==> flow/design.v <==
module pixel_sort_asc (
	 input clk, reset, soft_rst,
	 input enable, 
	 input      [15:0] Pixel_in1, Pixel_in2, Pixel_in3, Pixel_in4 , Pixel_in5 , Pixel_in6, Pixel_in7, Pixel_in8,
	 output reg [15:0] Pixel_out1, Pixel_out2, Pixel_out3, Pixel_out4 , Pixel_out5 , Pixel_out6, Pixel_out7, Pixel_out8,    output reg valid_out
);
integer i, j;
reg [15:0] array [1:8]; 
reg [15:0] temp;
reg [15:0] in1, in2, in3, in4, in5, in6, in7, in8;
always @(posedge clk)
 begin
 if (reset)
     begin
	  in1 <= 0;
	  in2 <= 0; 
	  in3 <= 0; 
	  in4 <=	0;
	  in5 <=	0; 
	  in6 <=	0; 
	  in7 <=	0; 
	  in8 <=	0; 
	  valid_out <= 0; 
		 Pixel_out1 <= 0;
		 Pixel_out2 <= 0;
		 Pixel_out3 <= 0;
		 Pixel_out4 <= 0;
		 Pixel_out5 <= 0;
		 Pixel_out6 <= 0;
		 Pixel_out7 <= 0;
		 Pixel_out8 <= 0; 
	  end 
	  else if(soft_rst)
		 begin 
	    in1 <=  0;
		 in2 <=  0; 
	    in3 <=  0; 
	    in4 <=	0;
	    in5 <=	0; 
	    in6 <=	0; 
	    in7 <=	0; 
	    in8 <=	0; 
	    valid_out <= 0; 
		 Pixel_out1 <= 0;
		 Pixel_out2 <= 0;
		 Pixel_out3 <= 0;
		 Pixel_out4 <= 0;
		 Pixel_out5 <= 0;
		 Pixel_out6 <= 0;
		 Pixel_out7 <= 0;
		 Pixel_out8 <= 0; 
       end
		 else  if(enable)
		 begin
       valid_out <= 1;
		in1<= Pixel_in1;
		in2<= Pixel_in2; 
		in3<= Pixel_in3; 
		in4<= Pixel_in4;  
		in5<=	Pixel_in5; 
		in6<=	Pixel_in6; 
		in7<=	Pixel_in7; 
		in8<=	Pixel_in8; 
		 Pixel_out1 <= array[8];
		 Pixel_out2 <= array[7];
		 Pixel_out3 <= array[6];
		 Pixel_out4 <= array[5];
		 Pixel_out5 <= array[4];
		 Pixel_out6 <= array[3];
		 Pixel_out7 <= array[2];
		 Pixel_out8 <= array[1];
	  	end
		 else begin
		 valid_out <= 0;
		 in1 <=  0;
		 in2 <=  0; 
	    in3 <=  0; 
	    in4 <=	0;
	    in5 <=	0; 
	    in6 <=	0; 
	    in7 <=	0; 
	    in8 <=	0; 
		 Pixel_out1 <= 0;
		 Pixel_out2 <= 0;
		 Pixel_out3 <= 0;
		 Pixel_out4 <= 0;
		 Pixel_out5 <= 0;
		 Pixel_out6 <= 0;
		 Pixel_out7 <= 0;
		 Pixel_out8 <= 0; 
       end	
 end 
 always @(*)
  begin
 if (reset)
     begin
		 array[1] =  0; 
		 array[2] =	 0;
		 array[3] =  0;
		 array[4] =  0;
		 array[5] =  0;
		 array[6] =  0;
		 array[7] =  0;
		 array[8] =  0;
	  end 
	  else if(soft_rst)
		 begin 
	    array[1] =  0; 
		 array[2] =	 0;
		 array[3] =  0;
		 array[4] =  0;
		 array[5] =  0;
		 array[6] =  0;
		 array[7] =  0;
		 array[8] =  0;
	     end
	else  begin
			 array[1] =  Pixel_in1; 
			 array[2] =	 Pixel_in2;
			 array[3] =  Pixel_in3;
			 array[4] =  Pixel_in4;
			 array[5] =  Pixel_in5;
			 array[6] =  Pixel_in6;
			 array[7] =  Pixel_in7;
			 array[8] =  Pixel_in8;
 for ( i= 8; i>0; i=i-1) begin
		for(j=1; j<i; j=j+1) begin 
		 if (array[j] < array[j + 1])
          begin
            temp = array[j];
            array[j] = array[j + 1];
            array[j + 1] = temp;
				end
		   end
		end
	end
 end 
endmodule 
# From RTL to reports: pixel_sort_asc
# Each step is given for the RTL above and for the edited RTL.
# Lines under "before" count in the file above, lines under "after" in the edited file.
# "delta" is "after" less "before", of the values as shown.
# Cell names lack the library's common part.
# The mark n/a stands for no value.
# inputs
design,pixel_sort_asc
clock_port,clk
cell_library,sky130hd
lib_corner,tt_025C_1v80

# Edit of the RTL
# The edit as a unified diff against the file above.
# A script made this edit. It changes what the design does and was not meant as an optimisation.
# begin of diff
@@ -126,5 +126,5 @@
  for ( i= 8; i>0; i=i-1) begin
 		for(j=1; j<i; j=j+1) begin 
-		 if (array[j] < array[j + 1])
+		 if (array[j] >= array[j + 1])
           begin
             temp = array[j];
# end of diff

# After elaboration
# Yosys after proc, flatten, opt, wreduce and memory -nomap, before mapping. Enables and synchronous resets that opt folds into registers are not counted as muxes. Print and check cells are not counted. Equal cells are merged and count once.
# word_totals
item,before,after,delta
reg_bits,129,129,0
input_bits,132,132,0
out_inout_bits,129,129,0
# op_classes
item,before,after,delta
compare,28,28,0
muxes,57,57,0
logic,1,1,0
n_reduce_logical,2,2,0
# op_table
cell,before,after,delta
16-bit < comparator,28,0,-28
16-bit greater-or-equal comparator,0,28,28
# Operator kinds equal on both sides are left out: 5.

# Logic depth
# Depth = most cells in a row (Yosys ltp): at word level without a register or memory, in the mapped netlist without a sequential cell, where the memories' decode and read muxes count.
# logic_depth
item,before,after,delta
ltp_word,26,26,0
abc_area,0,0,n/a
mapped_depth,192,199,7

# After synthesis
# Source: synth_stat.txt of the flow (Yosys; design flattened, memories mapped). It holds for the ABC_AREA given above (unset counts as 0); a run with the other value may have another netlist.
# by_type
type,before,after,delta
inv_1,279,384,105
ha_1,387,414,27
mux2i_1,197,224,27
nor2_1,455,429,-26
o22ai_1,33,7,-26
a21oi_1,431,407,-24
a211oi_1,62,38,-24
nand4_1,79,57,-22
nand3_1,53,32,-21
nor3_1,34,17,-17
o21ai_1,29,44,15
o21a_1,12,26,14
nand2_1,364,351,-13
nand2b_1,41,54,13
mux2_2,28,38,10
o211ai_1,22,12,-10
o31ai_1,18,8,-10
a211oi_2,9,17,8
# Cell types equal on both sides are left out: 9.
# The list need not be complete.
# synth_totals
item,before,after,delta
stdcells,3571,3614,43
mapped_area_mm2,0.024197,0.0248563,0.0006593
seqArea_mm2,0.0025825,0.0025825,0.0000000
ff_cells,129,129,0
buf_cells,160,159,-1

# Path before layout
# Path of least setup slack by OpenSTA after synthesis, without wires, with an ideal clock, recovery checks aside; 20% of the period is set as input and as output delay. Where synthesis merged equal registers, the netlist keeps one of their names.
# synth_timing
item,before,after,delta
path_type,input -> register,input -> register,n/a
start,input port Pixel_in2[1],input port Pixel_in2[14],n/a
end,register Pixel_out8[15],register Pixel_out8[5],n/a
clock_period_ns,38.0,38.0,0.0
in_delay_ns,7.600,7.600,0.000
setup_ns,0.135,0.079,-0.056
t_first_pin_ns,7.600,7.600,0.000
t_arrival_ns,39.397,39.189,-0.208
slack_ns,-1.533,-1.268,0.265
delay_ns,31.932,31.668,-0.264
stages,180,179,-1
path_buffers,19,21,2
synth_period_reached_ns,39.533,39.268,-0.265
# "delay_ns" = arrival - input delay + setup time.
# "stages": output pins that drive a net of the path, with the launching flip-flop's if there is one; two outputs of one cell count as two.
# "synth_period_reached_ns" is the clock period less the worst setup slack; recovery checks do not enter. This is arithmetic on one report: input and output delays are still those of the set period (20% each).
# Between the ends stands the longest chain of elaborated cells between them, by number of cells; it is not shown to be the way that was timed. Of several equally long chains one is given.
# Each line given opens the expression or statement behind the cell; cells for indexed reads and writes are added by Yosys, which also makes memories of some case tables.
# At most two assigning lines are given for a register; there are more.
# synth_via_before
path_cell_list,inv_1 -> ha_1 -> a2111o_1 -> a311o_1 -> nor2_1 -> clkbuf_1 -> clkbuf_1 -> nor2_1 -> a21oi_1 -> inv_1 -> ha_1 -> a21oi_1 -> o21ai_1 -> a211o_1 -> or3_1 -> o31ai_4 -> clkbuf_1 -> clkbuf_1 -> [... 144 more ...] -> a21oi_1 -> inv_1 -> o41ai_4 -> buf_4 -> mux2i_1 -> ha_1 -> nor2b_1 -> o21ai_0 -> nand2b_1 -> a21oi_1 -> nor2b_1 -> o21ai_0 -> nand2b_1 -> a221oi_1 -> o21ai_1 -> nor2_2 -> buf_2 -> o22ai_1
elab_chain_len,26
# synth_lines_before
item,line,rtl
start: declaration,4,"input [15:0] Pixel_in1, Pixel_in2, Pixel_in3, Pixel_in4 , Pixel_in5 , Pixel_in6, Pixel_in7, Pixel_in8,"
16-bit < comparator,128,if (array[j] < array[j + 1])
16-bit two-way mux,128,
16-bit < comparator,128,
16-bit two-way mux,128,
16-bit < comparator,128,
16-bit two-way mux,128,
16-bit < comparator,128,
[... 12 more ...],n/a,
16-bit two-way mux,128,
16-bit < comparator,128,
16-bit two-way mux,128,
16-bit < comparator,128,
16-bit two-way mux,128,
16-bit < comparator,128,
16-bit two-way mux,128,
end: assignment,71,Pixel_out8 <= array[1];
end: assignment,90,Pixel_out8 <= 0;
end: declaration,5,"output reg [15:0] Pixel_out1, Pixel_out2, Pixel_out3, Pixel_out4 , Pixel_out5 , Pixel_out6, Pixel_out7, Pixel_ ..."
# synth_via_after
path_cell_list,inv_1 -> ha_1 -> nand4_1 -> or3_4 -> o311a_1 -> nand2_1 -> clkbuf_1 -> clkbuf_1 -> nor2_1 -> a21oi_1 -> inv_1 -> ha_1 -> nand4_1 -> a2111oi_0 -> o21ai_1 -> nand3_1 -> clkbuf_1 -> clkbuf_1 -> [... 143 more ...] -> nand2b_1 -> a21oi_1 -> nor2b_1 -> o21ai_0 -> nand2b_1 -> a21oi_1 -> nor2b_1 -> o21ai_0 -> nand2b_1 -> a21oi_1 -> nor2b_1 -> o21ai_0 -> nand2b_1 -> a21o_1 -> inv_1 -> nand2_1 -> clkbuf_1 -> o211ai_1
elab_chain_len,26
# synth_lines_after
item,line,rtl
start: declaration,4,"input [15:0] Pixel_in1, Pixel_in2, Pixel_in3, Pixel_in4 , Pixel_in5 , Pixel_in6, Pixel_in7, Pixel_in8,"
16-bit greater-or-equal comparator,128,if (array[j] >= array[j + 1])
16-bit two-way mux,128,
16-bit greater-or-equal comparator,128,
16-bit two-way mux,128,
16-bit greater-or-equal comparator,128,
16-bit two-way mux,128,
16-bit greater-or-equal comparator,128,
[... 12 more ...],n/a,
16-bit two-way mux,128,
16-bit greater-or-equal comparator,128,
16-bit two-way mux,128,
16-bit greater-or-equal comparator,128,
16-bit two-way mux,128,
16-bit greater-or-equal comparator,128,
16-bit two-way mux,128,
end: assignment,71,Pixel_out8 <= array[1];
end: assignment,90,Pixel_out8 <= 0;
end: declaration,5,"output reg [15:0] Pixel_out1, Pixel_out2, Pixel_out3, Pixel_out4 , Pixel_out5 , Pixel_out6, Pixel_out7, Pixel_ ..."

# Timing after layout
# Path of least setup slack in the final report of the runs of pair A (OpenROAD, finished layout, wires in). Where an end is a register, its clock arrival counts in the times.
# layout_timing
item,before,after,delta
path_type,input -> register,input -> register,n/a
start,input port Pixel_in2[1],input port Pixel_in2[9],n/a
end,register Pixel_out8[9],register Pixel_out7[0],n/a
clock_period_ns,38.0,38.0,0.0
in_delay_ns,7.60,7.60,0.00
setup_ns,0.09,0.09,0.00
t_first_pin_ns,7.60,7.60,0.00
t_arrival_ns,36.26,36.14,-0.12
slack_ns,2.07,2.24,0.17
stages,153,170,17
path_buffers,21,19,-2
# Between the ends stands the longest chain of elaborated cells between them, by number of cells; it is not shown to be the way that was timed. Of several equally long chains one is given.
# At most two assigning lines are given for a register; there are more.
# layout_via_before
path_cell_list,clkdlybuf4s50_1 -> inv_2 -> ha_1 -> a2111o_1 -> a311o_1 -> nor2_4 -> clkbuf_16 -> nor2_1 -> a21oi_1 -> buf_4 -> inv_1 -> ha_1 -> and4_1 -> a211o_1 -> or3_4 -> o31ai_4 -> buf_6 -> buf_4 -> [... 117 more ...] -> a21oi_2 -> inv_2 -> o41ai_4 -> buf_4 -> buf_4 -> mux2i_1 -> ha_1 -> o21ai_1 -> nand2b_1 -> a21oi_2 -> nor2b_1 -> o21ai_1 -> nand2b_1 -> a221oi_2 -> o21a_2 -> buf_6 -> a21oi_1 -> a211oi_1
elab_chain_len,26
# layout_lines_before
item,line,rtl
start: declaration,4,"input [15:0] Pixel_in1, Pixel_in2, Pixel_in3, Pixel_in4 , Pixel_in5 , Pixel_in6, Pixel_in7, Pixel_in8,"
16-bit < comparator,128,if (array[j] < array[j + 1])
16-bit two-way mux,128,
16-bit < comparator,128,
16-bit two-way mux,128,
16-bit < comparator,128,
16-bit two-way mux,128,
16-bit < comparator,128,
[... 12 more ...],n/a,
16-bit two-way mux,128,
16-bit < comparator,128,
16-bit two-way mux,128,
16-bit < comparator,128,
16-bit two-way mux,128,
16-bit < comparator,128,
16-bit two-way mux,128,
end: assignment,71,Pixel_out8 <= array[1];
end: assignment,90,Pixel_out8 <= 0;
end: declaration,5,"output reg [15:0] Pixel_out1, Pixel_out2, Pixel_out3, Pixel_out4 , Pixel_out5 , Pixel_out6, Pixel_out7, Pixel_ ..."
# layout_via_after
path_cell_list,clkdlybuf4s50_1 -> inv_1 -> ha_1 -> nand4_1 -> or3_4 -> o311a_4 -> nand2_8 -> buf_6 -> nor2_1 -> a21oi_2 -> inv_1 -> ha_1 -> a211oi_2 -> nand2_1 -> o21ai_2 -> nand3_4 -> buf_6 -> clkbuf_16 -> [... 134 more ...] -> nand2b_1 -> a21oi_2 -> nor2b_1 -> o21ai_1 -> nand2b_1 -> a21oi_2 -> nor2b_1 -> o21ai_1 -> nand2b_1 -> a21oi_1 -> nor2b_1 -> o21ai_1 -> nand2b_1 -> a21o_1 -> inv_2 -> nand2_4 -> buf_12 -> o22ai_1
elab_chain_len,26
# layout_lines_after
item,line,rtl
start: declaration,4,"input [15:0] Pixel_in1, Pixel_in2, Pixel_in3, Pixel_in4 , Pixel_in5 , Pixel_in6, Pixel_in7, Pixel_in8,"
16-bit greater-or-equal comparator,128,if (array[j] >= array[j + 1])
16-bit two-way mux,128,
16-bit greater-or-equal comparator,128,
16-bit two-way mux,128,
16-bit greater-or-equal comparator,128,
16-bit two-way mux,128,
16-bit greater-or-equal comparator,128,
[... 12 more ...],n/a,
16-bit two-way mux,128,
16-bit greater-or-equal comparator,128,
16-bit two-way mux,128,
16-bit greater-or-equal comparator,128,
16-bit two-way mux,128,
16-bit greater-or-equal comparator,128,
16-bit two-way mux,128,
end: assignment,70,Pixel_out7 <= array[2];
end: assignment,89,Pixel_out7 <= 0;
end: declaration,5,"output reg [15:0] Pixel_out1, Pixel_out2, Pixel_out3, Pixel_out4 , Pixel_out5 , Pixel_out6, Pixel_out7, Pixel_ ..."

# Layout results
# Both versions went through the flow (Yosys, OpenROAD) with the same settings in each pair. Constraints: input delay and output delay 20% of the set period each, output load 0.01 pF.
# flow_settings_pair_A
CORE_UTILIZATION,40
SETUP_SLACK_MARGIN,1.0
period_ns,38.0
CAP_MARGIN,20
CORE_MARGIN,2
SLEW_MARGIN,20
# results_pair_A
item,before,after,delta
synth_chip_area_mm2,0.024197,0.0248563,0.0006593
total_die_area_mm2,0.062475,0.0641508,0.0016758
post_route_stdcell_area_mm2,0.0337624,0.0359019,0.0021395
util_pct,56.1,58.3,2.2
ws_setup_ns,2.070,2.238,0.168
fin_tns_ns,0.000,0.000,0.000
period_less_ws_ns,35.930,35.762,-0.168
# flow_settings_pair_B
ABC_AREA,0
CAP_MARGIN,40
CORE_UTILIZATION,47
CTS_CLUSTER_DIAMETER,248
CTS_CLUSTER_SIZE,72
GPL_TIMING_DRIVEN,1
MAX_ROUTING_LAYER,met4
PLACE_DENSITY_LB_ADDON,0.18
SLEW_MARGIN,25
TNS_END_PERCENT,10
period_ns,37.1
CORE_MARGIN,2
# results_pair_B
item,before,after,delta
synth_chip_area_mm2,0.024197,0.0248563,0.0006593
total_die_area_mm2,0.0533148,0.054742,0.0014272
post_route_stdcell_area_mm2,0.0326463,0.0347045,0.0020582
util_pct,63.9,66.2,2.3
ws_setup_ns,1.325,1.272,-0.053
fin_tns_ns,0.000,0.000,0.000
period_less_ws_ns,35.775,35.828,0.053
# "period_less_ws_ns" means the clock period less the worst setup slack. The figure is calculated, with input and output delays left at 20% of the set period.
